==> flow/design.v <==
module Core (clk, addr_to_sram, read_data_sram, write_data, write_enable, sram_req, rom_req, addr_rom, read_data_rom, sram_op_done, clr, reg_write_enable, reg_read_index_1, reg_read_index_2, reg_write_index, reg_write_data, reg_read_data_1, reg_read_data_2);
	input clk, clr, sram_op_done;  
	output reg[18:0] addr_to_sram;
	output reg[17:0] addr_rom;  
	input[7:0] read_data_sram, read_data_rom;  
	output reg write_enable, sram_req, rom_req;  
	output reg[7:0] write_data;  
	output reg reg_write_enable;
	output reg[3:0] reg_read_index_1, reg_read_index_2, reg_write_index;
	output reg[18:0] reg_write_data;
	input[18:0] reg_read_data_1, reg_read_data_2;
	parameter ADD = 5'b00000;
	parameter SUB = 5'b00001;
	parameter CMP = 5'b00010;
	parameter AND = 5'b00011;
	parameter OR = 5'b00100;
	parameter XOR = 5'b00101;
	parameter MOV = 5'b00110;
	parameter BLT = 5'b00111;
	parameter BLTE = 5'b01000;
	parameter LOAD = 5'b01001;
	parameter STORE = 5'b01010;
	parameter JR = 5'b01011;
	parameter BE = 5'b01100;
	parameter BNE = 5'b01101;
	parameter SHIFTLI = 5'b01110;
	parameter SHIFTRI = 5'b01111;
	parameter INC = 5'b11111;
	parameter ADDI = 5'b10000;
	parameter SUBI = 5'b10001;
	parameter CMPI = 5'b10010;
	parameter ANDI = 5'b10011;
	parameter ORI = 5'b10100;
	parameter XORI = 5'b10101;
	parameter MOVI = 5'b10110;
	parameter LOADI = 5'b10111;
	parameter STOREI = 5'b11000;
	parameter JA = 5'b11001;
	parameter BEI = 5'b11010;
	parameter BNEI = 5'b11011;
	parameter BLTI = 5'b11100;
	parameter BLTEI = 5'b11101;
	parameter JS = 5'b11110;	
	parameter FETCH1 = 0;
	parameter DECODE1 = 1;
	parameter FETCH2 = 2;
	parameter DECODE2 = 3;
	parameter FETCH3 = 15;
	parameter DECODE3 = 16;
	parameter FETCH4 = 17;
	parameter DECODE4 = 18;
	parameter OPERATION = 4;
	parameter BRANCH = 5;
	parameter LOADSTATE = 6;
	parameter STORESTATE = 7;
	parameter I_OPERATION = 8;
	parameter I_BRANCH = 9;
	parameter I_LOAD = 10;
	parameter I_STORE = 11;
	parameter I_STORE2 = 19;
	parameter LOADSTATE2 = 12;
	parameter I_LOAD2 = 13;
	parameter STORESTATE2 = 14;
	reg[4:0] state; 
	reg[17:0] PC; 
	reg neg_flag; 
	reg zero_flag; 
	reg[4:0] OPCODE; 
	reg[19:0] immd; 
	reg load_sram; 
	always @ (*) begin
		addr_rom = 19'd0;
		sram_req = 1'b0;
		write_enable = 0;
		reg_write_data = 0;
		write_data = 0;
		reg_write_enable = 0;
		rom_req = 0;
		addr_to_sram = 0;
			if(state == FETCH1) begin
				rom_req = 1'b1;
				addr_rom = PC;
			end
			else if(state == DECODE1) begin
			end
			else if(state == FETCH2) begin
				rom_req = 1;
				addr_rom = PC;
			end
			else if(state == DECODE2) begin
			end
			if(state == FETCH3) begin
				rom_req = 1;
				addr_rom = PC;
			end
			else if(state == DECODE3) begin
			end
			else if(state == FETCH4) begin
				rom_req = 1;
				addr_rom = PC;
			end
			else if(state == DECODE4) begin
			end
			else if(state == OPERATION) begin
				reg_write_enable = 1'b1;
				case(OPCODE)
					ADD: begin
							reg_write_data = reg_read_data_1 + reg_read_data_2;
					end
					SUB: begin
							reg_write_data = reg_read_data_1 - reg_read_data_2;
					end
					CMP: begin
							reg_write_data = reg_read_data_1 - reg_read_data_2;
					end
					AND: begin
							reg_write_data = reg_read_data_1 & reg_read_data_2;
					end
					OR: begin
							reg_write_data = reg_read_data_1 | reg_read_data_2;
					end
					XOR: begin
							reg_write_data = reg_read_data_1 ^ reg_read_data_2;
					end
					MOV: begin
							reg_write_data = reg_read_data_2;
					end
					SHIFTLI: begin
							reg_write_data = reg_read_data_1 << reg_read_index_2;
					end
					SHIFTRI: begin
							reg_write_data = reg_read_data_1 >> reg_read_index_2;
					end
					INC: begin
							reg_write_data = reg_read_data_1 + 1'b1;
					end
				endcase
				if(OPCODE == CMP) begin
					reg_write_enable = 1'b0;
				end
			end
			else if(state == I_BRANCH) begin
				if(OPCODE == JS) begin
						reg_write_data = PC;  
						reg_write_enable = 1;
				end
			end
			else if(state == LOADSTATE) begin
				if(reg_read_data_2 <= 20'hF)
					sram_req = 1'b1;
				else
					rom_req = 1;
				addr_to_sram = {reg_read_data_2};  
				addr_rom = {reg_read_data_2};
			end
			else if(state == LOADSTATE2) begin
				reg_write_data = load_sram ? read_data_sram : read_data_rom;  
				reg_write_enable = 1;
			end
			else if(state == I_LOAD) begin
				if(immd <= 20'hF)
					sram_req = 1'b1;
				else
					rom_req = 1;
				addr_to_sram = {immd};
				addr_rom = {immd};
			end
			else if(state == I_LOAD2) begin
				reg_write_data = load_sram ? read_data_sram : read_data_rom;  
				reg_write_enable = 1;
			end
			else if(state == STORESTATE) begin
				sram_req = 1'b1;
				write_enable = 1;
				addr_to_sram = {reg_read_data_2};
				write_data = reg_read_data_1[7:0];
			end 
			else if(state == I_STORE) begin
				sram_req = 1'b1;
				addr_to_sram = {immd};
				write_data = reg_read_data_1[7:0];
				write_enable = 1;
			end
			else if(state == I_OPERATION) begin
				reg_write_enable = 1'b1;
				case(OPCODE)
					ADDI: begin
							reg_write_data = reg_read_data_1 + immd;
					end
					SUBI:begin
							reg_write_data = reg_read_data_1 - immd;
					end
					CMPI: begin
							reg_write_data = reg_read_data_1 - immd;
					end
					ANDI: begin
							reg_write_data = reg_read_data_1 & immd;
					end
					ORI: begin
							reg_write_data = reg_read_data_1 | immd;
					end
					XORI: begin
							reg_write_data = reg_read_data_1 ^ immd;
					end
					MOVI: begin
							reg_write_data = immd;
					end
				endcase
				if(OPCODE == CMPI) begin
					reg_write_enable = 1'b0;
				end
			end
	end
	always @ (posedge clk or negedge clr) begin
			if(~clr) begin
				state <= FETCH1;
				PC <= 0;
			end
			else if(state == FETCH1) begin
				state <= DECODE1;
				PC <= PC + 1'b1;
			end
			else if(state == DECODE1) begin
				OPCODE <= read_data_rom[7:3];
				state <= FETCH2;
			end
			else if(state == FETCH2) begin
				state <= DECODE2;
				PC <= PC + 1'b1;
			end
			else if(state == DECODE2) begin
					reg_read_index_1 <= read_data_rom[7:4];	
					reg_read_index_2 <= read_data_rom[3:0];
					reg_write_index <= read_data_rom[7:4];
					immd[19:16] <= read_data_rom[3:0];
					if(OPCODE == INC || OPCODE <= MOV || OPCODE == SHIFTLI || OPCODE == SHIFTRI) begin
						state <= OPERATION;
					end
					else if(OPCODE[4] == 1'b1) begin
						state <= FETCH3;
					end
					else if(OPCODE == LOAD) begin
						state <= LOADSTATE;
					end
					else if(OPCODE == STORE) begin
						state <= STORESTATE;
					end
					else begin
						state <= BRANCH;
					end
			end
			else if(state == FETCH3) begin
				state <= DECODE3;
				PC <= PC + 1'b1;
			end
			else if(state == DECODE3) begin
				state <= FETCH4;
				immd[15:8] <= read_data_rom;
			end
			else if(state == FETCH4) begin
				state <= DECODE4;
				PC <= PC + 1'b1;
			end
			else if(state == DECODE4) begin
				immd[7:0] <= read_data_rom;
				if(OPCODE <= MOVI) 
					state <= I_OPERATION;
				else if(OPCODE == LOADI)
					state <= I_LOAD;
				else if(OPCODE == STOREI)
					state <= I_STORE;
				else begin
					if(OPCODE == JS) 
						reg_write_index <= 4'd3;
					state <= I_BRANCH;
				end
			end
			else if(state == OPERATION || state == I_OPERATION) begin
				if(reg_write_data == 0) begin
					zero_flag <= 1; 
				end
				else begin
					zero_flag <= 0;
				end
				if(reg_write_data[18] == 1'b1) begin
					neg_flag <= 1;
				end
				else begin
					neg_flag <= 0;
				end
				state <= FETCH1;
			end
			else if(state == BRANCH) begin
				case(OPCODE)
					BLT: begin
						if(neg_flag) 
							PC <= reg_read_data_1;
					end
					BLTE: begin
						if(neg_flag || zero_flag) 
							PC <= reg_read_data_1;
					end
					JR: begin
						PC <= reg_read_data_1;
					end
					BE: begin
						if(zero_flag)
							PC <= reg_read_data_1;
					end
					BNE: begin
						if(!zero_flag) 
							PC <= reg_read_data_1;
					end
				endcase
				state <= FETCH1;
			end 
			else if(state == I_BRANCH) begin
				case(OPCODE)
					BLTI: begin
						if(neg_flag) 
							PC <= immd;
					end
					BLTEI: begin
						if(neg_flag || zero_flag) 
							PC <= immd;
					end
					JA: begin
						PC <= immd;
					end
					JS: begin
						PC <= immd;
					end
					BEI: begin
						if(zero_flag)
							PC <= immd;
					end
					BNEI: begin
						if(!zero_flag) 
							PC <= immd;
					end
				endcase
				state <= FETCH1;
			end
			else if(state == STORESTATE) begin
				state <= STORESTATE2;
			end
			else if(state == STORESTATE2) begin
				if(sram_op_done)
					state <= FETCH1;
				else
					state <= STORESTATE;
			end
			else if(state == I_STORE) begin
				state <= I_STORE2;
			end
			else if(state == I_STORE2) begin
				if(sram_op_done)
					state <= FETCH1;
				else
					state <= I_STORE;
			end
			else if(state == LOADSTATE) begin
				if(reg_read_data_2 <= 20'hF)
					load_sram <= 1'b1;
				else 
					load_sram <= 1'b0;
				state <= LOADSTATE2;
			end
			else if(state == LOADSTATE2) begin
				if((sram_op_done && load_sram) || ~load_sram)
					state <= FETCH1;
				else 
					state <= LOADSTATE;
			end
			else if(state == I_LOAD) begin
				if(immd <= 20'hF)
					load_sram <= 1'b1;
				else
					load_sram <= 1'b0;
				state <= I_LOAD2;
			end
			else if(state == I_LOAD2) begin
				if((sram_op_done && load_sram) || ~load_sram)
					state <= FETCH1;
				else
					state <= I_LOAD;
			end
	end
endmodule
module Register_File (clk,
					  we,
					  read_index_1,
					  read_index_2,
					  write_index,
					  write_data,
					  read_data_1,
					  read_data_2);
	input clk, we;
	input[3:0] read_index_1, read_index_2, write_index;
	input[18:0] write_data;
	output reg[18:0] read_data_1, read_data_2;
	reg [15:0] sp;
	reg [15:0] fp;
	reg [18:0] ra;
	reg [18:0] a0;
	reg [18:0] a1;
	reg [15:0] m0;
	reg [15:0] m1;
	reg [15:0] rv;
	reg [15:0] v0;
	reg [15:0] v1;
	reg [15:0] p0;
	reg [15:0] p1;
	reg [15:0] p2;
	reg [15:0] p3;
	reg [15:0] p4;
	always@(*) 
	begin
		case(read_index_1)
			0: read_data_1 = 0;
			1: read_data_1 = sp;
			2: read_data_1 = fp;
			3: read_data_1 = ra;
			4: read_data_1 = a0;
			5: read_data_1 = a1;
			6: read_data_1 = m0;
			7: read_data_1 = m1;
			8: read_data_1 = rv;
			9: read_data_1 = v0;
			10: read_data_1 = v1;
			11: read_data_1 = p0;
			12: read_data_1 = p1;
			13: read_data_1 = p2;
			14: read_data_1 = p3;
			15: read_data_1 = p4;
		endcase
	end
	always@(*) 
	begin
		case(read_index_2)
			0: read_data_2 = 0;
			1: read_data_2 = sp;
			2: read_data_2 = fp;
			3: read_data_2 = ra;
			4: read_data_2 = a0;
			5: read_data_2 = a1;
			6: read_data_2 = m0;
			7: read_data_2 = m1;
			8: read_data_2 = rv;
			9: read_data_2 = v0;
			10: read_data_2 = v1;
			11: read_data_2 = p0;
			12: read_data_2 = p1;
			13: read_data_2 = p2;
			14: read_data_2 = p3;
			15: read_data_2 = p4;
		endcase
	end
	always@(posedge clk)begin
		if(we) begin
			case(write_index)
				1: sp <= write_data;
				2: fp <= write_data;
				3: ra <= write_data;
				4: a0 <= write_data;
				5: a1 <= write_data;
				6: m0 <= write_data;
				7: m1 <= write_data;
				8: rv <= write_data;
				9: v0 <= write_data;
				10: v1 <= write_data;
				11: p0 <= write_data;
				12: p1 <= write_data;
				13: p2 <= write_data;
				14: p3 <= write_data;
				15: p4 <= write_data;
		endcase
	end
	end
endmodule
module core_top (
	input clk,
	input clr,
	output rom_req,
	output [17:0] rom_addr,
	input [7:0] rom_data,
	output sram_req,
	output sram_we,
	output [18:0] sram_addr,
	output [7:0] sram_wdata,
	input [7:0] sram_rdata,
	input sram_done
	);
	wire reg_write_enable;
	wire[3:0] reg_read_index_1, reg_read_index_2, reg_write_index;
	wire[18:0] reg_write_data, reg_read_data_1, reg_read_data_2;
	Core _Core(.clk(clk),
			   .addr_to_sram(sram_addr),
			   .read_data_sram(sram_rdata),
			   .write_data(sram_wdata),
			   .write_enable(sram_we),
			   .sram_req(sram_req),
			   .rom_req(rom_req),
			   .addr_rom(rom_addr),
			   .read_data_rom(rom_data),
			   .sram_op_done(sram_done),
			   .clr(clr),
			   .reg_write_enable(reg_write_enable),
			   .reg_read_index_1(reg_read_index_1),
			   .reg_read_index_2(reg_read_index_2),
			   .reg_write_index(reg_write_index),
			   .reg_write_data(reg_write_data),
			   .reg_read_data_1(reg_read_data_1),
			   .reg_read_data_2(reg_read_data_2));
	Register_File _RegisterFile(.clk(clk),
							    .we(reg_write_enable),
							    .read_index_1(reg_read_index_1),
							    .read_index_2(reg_read_index_2),
							    .write_index(reg_write_index),
							    .write_data(reg_write_data),
							    .read_data_1(reg_read_data_1),
							    .read_data_2(reg_read_data_2));
endmodule
[Tool chain data of core_top]
The steps from the RTL of core_top to its reports follow in flow order.
Line numbers count from 1 in the design file above.
Library cell names are shortened.
Not given: -
Set-up
  top module: core_top
  clock: clk
  cell library: sky130hd
  library corner: tt_025C_1v80

[After elaboration]
Counts by Yosys on the flattened word-level netlist (proc, flatten, opt, wreduce; memories kept). Register bits leave out memories and registers merged into their read ports (data or address). Print and check cells are left out. Cells with the same type and inputs are merged into one.
Storage and ports
  register bits after elaboration: 308
  bits of input ports: 19
  word-level cells: 393
  output and inout port bits: 48
Cells by class
  add/subtract/negate cells: 6
  shifts and indexed selects: 2
  bitwise operators: 22
  magnitude comparators: 4
  reduce/logical cells: 44
  mux-type cells: 173
  equal/unequal tests: 116
Operator list (count)
  case mux 19 bit (select 16 bit): 2
  2-to-1 mux 18 bit: 32
  2-to-1 mux 19 bit: 25
  case mux 18 bit (select 5 bit): 2
  case mux 19 bit (select 9 bit): 1
  2-to-1 mux 5 bit: 24
  case mux 19 bit (select 6 bit): 1
  2-to-1 mux 8 bit: 13
  == test 5 bit with constant B: 20
  == test 4 bit with constant B: 24
  == test 5 x 4 -> 1 bit with constant B: 16
  2-to-1 mux 1 bit: 58
  == test 4 x 3 -> 1 bit with constant B: 12
  2-to-1 mux 4 bit: 11
  == test 5 x 3 -> 1 bit with constant B: 8
  adder 19 bit: 2
  subtractor 19 bit: 2
  bitwise AND 19 bit: 2
  OR 19 bit: 2
  XOR 19 bit: 2
  AND reduction 2 bit: 15
  == test 4 x 2 -> 1 bit with constant B: 6
  inequality test 7 x 1 -> 1 bit with constant B: 3
  <= comparator 20 x 4 -> 1 bit with constant B: 1
  == test 5 x 2 -> 1 bit with constant B: 4
  adder 19 x 1 -> 19 bit with constant B: 1
  <= comparator 19 x 4 -> 1 bit with constant B: 1
  << shifter 19 x 4 -> 19 bit: 1
Not listed: further kinds 37, cells in them 76.

[Depth]
Yosys ltp: most cells in a row. Word level: on the elaborated netlist, between registers, memories and ports. Mapped: between sequential cells and ports; inverters and the memories' decode and read muxes count.
Depth
  word-level depth: 22
  ABC_AREA: 1
  gate-level depth with buffers: 38
  gate-level depth less buffers: 36

[Netlist]
The flow's flattened synthesis, as Yosys stat reports it; memories are mapped. The netlist is that of the ABC_AREA named above (0 if unset); the other value can give another one.
The area totals of this step are shown rounded.
Mapped netlist
  area of sequential cells: 0.00951 mm²
  buffer cells: 119
  cell area after synthesis: 0.0243 mm²
  mapped cells: 3409
  mapped flip-flops: 323
Cells by type
  edfxtp_1: count 285, area in all 8.56E+03 µm²
  nand2_1: count 1088, area in all 4.08E+03 µm²
  nor2_1: count 438, area in all 1.64E+03 µm²
  ha_1: count 117, area in all 1.46E+03 µm²
  nand3_1: count 281, area in all 1.41E+03 µm²
  inv_1: count 262, area in all 983.443 µm²
  dfrtp_1: count 37, area in all 925.888 µm²
  o21ai_0: count 176, area in all 880.845 µm²
  a21oi_1: count 168, area in all 840.806 µm²
  clkbuf_1: count 81, area in all 304.042 µm²
  nand4_1: count 48, area in all 300.288 µm²
  o22ai_1: count 41, area in all 256.496 µm²
  xor2_1: count 28, area in all 245.235 µm²
  nor3_1: count 45, area in all 225.216 µm²
  o211ai_1: count 27, area in all 202.694 µm²
  nor2_2: count 28, area in all 175.168 µm²
  a211oi_1: count 20, area in all 150.144 µm²
  o221ai_1: count 16, area in all 140.134 µm²
Other cell types: 39; their cells: 223.

[Path before layout]
OpenSTA on the mapped netlist: ideal clock, no wires. The path of least setup slack (recovery checks aside). Input and output delay are each 20% of the period. Register names are those of the netlist, which keeps one name where synthesis merged equal registers.
Path post-synthesis
  path type: reg2reg
  start point: reg (no name shown)
  end point: reg _Core.zero_flag
  buffers on the path: 2
  data required time: 8749 ps
  clock period: 9000 ps
  time at the first pin: 0 ps
  arrival: 4091 ps
  path delay: 4342 ps
  driving pins on the path: 32
  slack: 4659 ps
  library setup time: 251 ps
  synthesis period reached: 4341 ps
"path delay" is the arrival time less input delay plus setup time.
"driving pins on the path": output pins that drive a net of the path, with the launching flip-flop's if there is one; two outputs of one cell count as two.
"synthesis period reached" is the clock period less the worst setup slack; recovery checks do not enter. This is arithmetic on one report: input and output delays are still those of the set period (20% each).
The rows between start and end are the longest chain of elaborated cells between them; the timing report does not say that the signal goes this way. Where chains are equally long, one stands for them.
Each line given opens the expression or statement behind the cell; cells for indexed reads and writes are added by Yosys, which also makes memories of some case tables.
On the way, post-synthesis
  path through: edfxtp_1 -> buf_2 -> nand2_1 -> nor2_2 -> buf_2 -> nand2_1 -> nand4_1 -> nor3b_1 -> nand2_1 -> inv_2 -> ha_1 -> nand3_1 -> nor2_2 -> inv_1 -> nor3_1 -> a21oi_1 -> o21ai_0 -> a21oi_1 -> ha_1 -> inv_1 -> nor3_1 -> and2_1 -> nand4_1 -> nand3_1 -> xor2_1 -> inv_1 -> nand4_1 -> nand3_1 -> nand3_1 -> nand3_1 -> nand2_1 -> nor2_1
  length of the longest elaborated chain: 17
  elaborated cells on any way between the ends: 46
  those cells by class: add/sub: 4; eq/ne: 15; shift: 2; mux: 17; logic: 6; reduce/logical: 2
Ends and longest elaborated chain, post-synthesis
  subtractor 19 bit: line 191  | reg_write_data = reg_read_data_1 - immd;
  case mux 19 bit (select 6 bit): line 186  | case(OPCODE)
  2-to-1 mux 19 bit: line 184  | else if(state == I_OPERATION) begin
  2-to-1 mux 19 bit: line 178  | else if(state == I_STORE) begin
  2-to-1 mux 19 bit: line 172  | else if(state == STORESTATE) begin
  2-to-1 mux 19 bit: line 168  | else if(state == I_LOAD2) begin
  2-to-1 mux 19 bit: line 160  | else if(state == I_LOAD) begin
  (+3 left out)
  2-to-1 mux 19 bit: line 104  | else if(state == OPERATION) begin
  2-to-1 mux 19 bit: line 102  | else if(state == DECODE4) begin
  2-to-1 mux 19 bit: line 98  | else if(state == FETCH4) begin
  2-to-1 mux 19 bit: line 96  | else if(state == DECODE3) begin
  2-to-1 mux 19 bit: line 92  | if(state == FETCH3) begin
  zero test 19 bit: line 279  | if(reg_write_data == 0) begin
  2-to-1 mux 1 bit: line 279
  end: assignment: line 280  | zero_flag <= 1;
  end: assignment: line 283  | zero_flag <= 0;
  end: declaration: line 67  | reg zero_flag;

[Timing after layout]
From the final timing report of flow run B: the path of least setup slack in the routed layout; clock arrival at registers is part of the times.
The path's times are printed in steps of 10 ps; the period is the one set.
Path after layout
  path type: reg2out
  start point: reg (no name shown)
  end point: out rom_req
  driving pins on the path: 22
  external output delay: 1190 ps
  slack: 540 ps
  time at the first pin: 620 ps
  buffers on the path: 5
  arrival: 4210 ps
  data required time: 4750 ps
  clock period: 5940 ps
The rows between start and end are the longest chain of elaborated cells between them; the timing report does not say that the signal goes this way. Where chains are equally long, one stands for them.
On the way, after layout
  path through: edfxtp_1 -> buf_4 -> nand2_8 -> nor2_4 -> buf_4 -> buf_4 -> nand2_1 -> nand2_1 -> nor2_1 -> nand2_1 -> nor2_4 -> buf_4 -> nand3_2 -> a31oi_4 -> nand4_1 -> nand2_1 -> nand2_4 -> nand2_1 -> inv_2 -> o21ai_1 -> a21oi_1 -> dlymetal6s2s_1
  length of the longest elaborated chain: 11
  elaborated cells on any way between the ends: 30
  those cells by class: compare: 2; eq/ne: 15; mux: 12; reduce/logical: 1
Ends and longest elaborated chain, after layout
  <= comparator 20 x 4 -> 1 bit: line 161  | if(immd <= 20'hF)
  2-to-1 mux 1 bit: line 161
  2-to-1 mux 1 bit: line 160  | else if(state == I_LOAD) begin
  2-to-1 mux 1 bit: line 156  | else if(state == LOADSTATE2) begin
  2-to-1 mux 1 bit: line 148  | else if(state == LOADSTATE) begin
  2-to-1 mux 1 bit: line 142  | else if(state == I_BRANCH) begin
  2-to-1 mux 1 bit: line 104  | else if(state == OPERATION) begin
  2-to-1 mux 1 bit: line 102  | else if(state == DECODE4) begin
  2-to-1 mux 1 bit: line 98  | else if(state == FETCH4) begin
  2-to-1 mux 1 bit: line 96  | else if(state == DECODE3) begin
  2-to-1 mux 1 bit: line 92  | if(state == FETCH3) begin
  end: declaration: line 484  | output rom_req,

FLOW RESULTS
============

3 stored runs of core_top in the flow (synthesis by Yosys, layout by OpenROAD, sky130hd cells), in arbitrary order. Constraints: input delay and output delay 20% of the set period each, output load 0.01 pF.
By "time used up by the worst setup path" is meant the share of the clock period that the worst setup path is allowed (20% is reserved at inputs, 20% at outputs), minus its slack. Clock arrival times at its registers enter into it.
"time used up by the worst setup path" is given in steps of 10 ps.
Results are given in rounded form.

==> flow run A: settings <==
{ "CAP_MARGIN": 30, "CELL_PAD_IN_SITES_GLOBAL_PLACEMENT": 2, "CORE_UTILIZATION": 64, "MAX_ROUTING_LAYER": "met5", "MIN_ROUTING_LAYER": "met1", "PLACE_DENSITY_LB_ADDON": 0.05, "SETUP_SLACK_MARGIN": 0.08, "period_ns": 9.54, "CORE_MARGIN": 2, "SLEW_MARGIN": 20 }
==> flow run A: results <==
did not finish, placement stopped with FLW-0024

==> flow run B: settings <==
{ "ABC_AREA": 1, "CAP_MARGIN": 5, "CORE_ASPECT_RATIO": 1.82, "CORE_UTILIZATION": 37, "CTS_CLUSTER_DIAMETER": 271, "GPL_ROUTABILITY_DRIVEN": 0, "MIN_ROUTING_LAYER": "met1", "PLACE_DENSITY_LB_ADDON": 0.19, "SETUP_SLACK_MARGIN": 0.51, "TNS_END_PERCENT": 70, "period_ns": 5.94, "CORE_MARGIN": 2, "SLEW_MARGIN": 20 }
==> flow run B: results <==
worst hold slack in the final report: 377 ps
chip area in the Yosys report: 0.0243 mm²
area inside the die boundary: 0.0677 mm²
time used up by the worst setup path: 4,210 ps
critical path kind: reg2out
setup slack of the critical path: 544 ps
final utilization: 44.3%
post-route setup TNS: 0 ps

==> flow run C: settings <==
{ "ABC_AREA": 1, "CORE_ASPECT_RATIO": 0.53, "CORE_MARGIN": 8, "CORE_UTILIZATION": 45, "CTS_CLUSTER_SIZE": 29, "GPL_TIMING_DRIVEN": 0, "HOLD_SLACK_MARGIN": 0.15, "MIN_ROUTING_LAYER": "met2", "PLACE_DENSITY_LB_ADDON": 0.25, "SETUP_SLACK_MARGIN": 4.15, "SLEW_MARGIN": 5, "TNS_END_PERCENT": 30, "period_ns": 15.2, "CAP_MARGIN": 20 }
==> flow run C: results <==
did not finish, routing stopped with GRT-0116
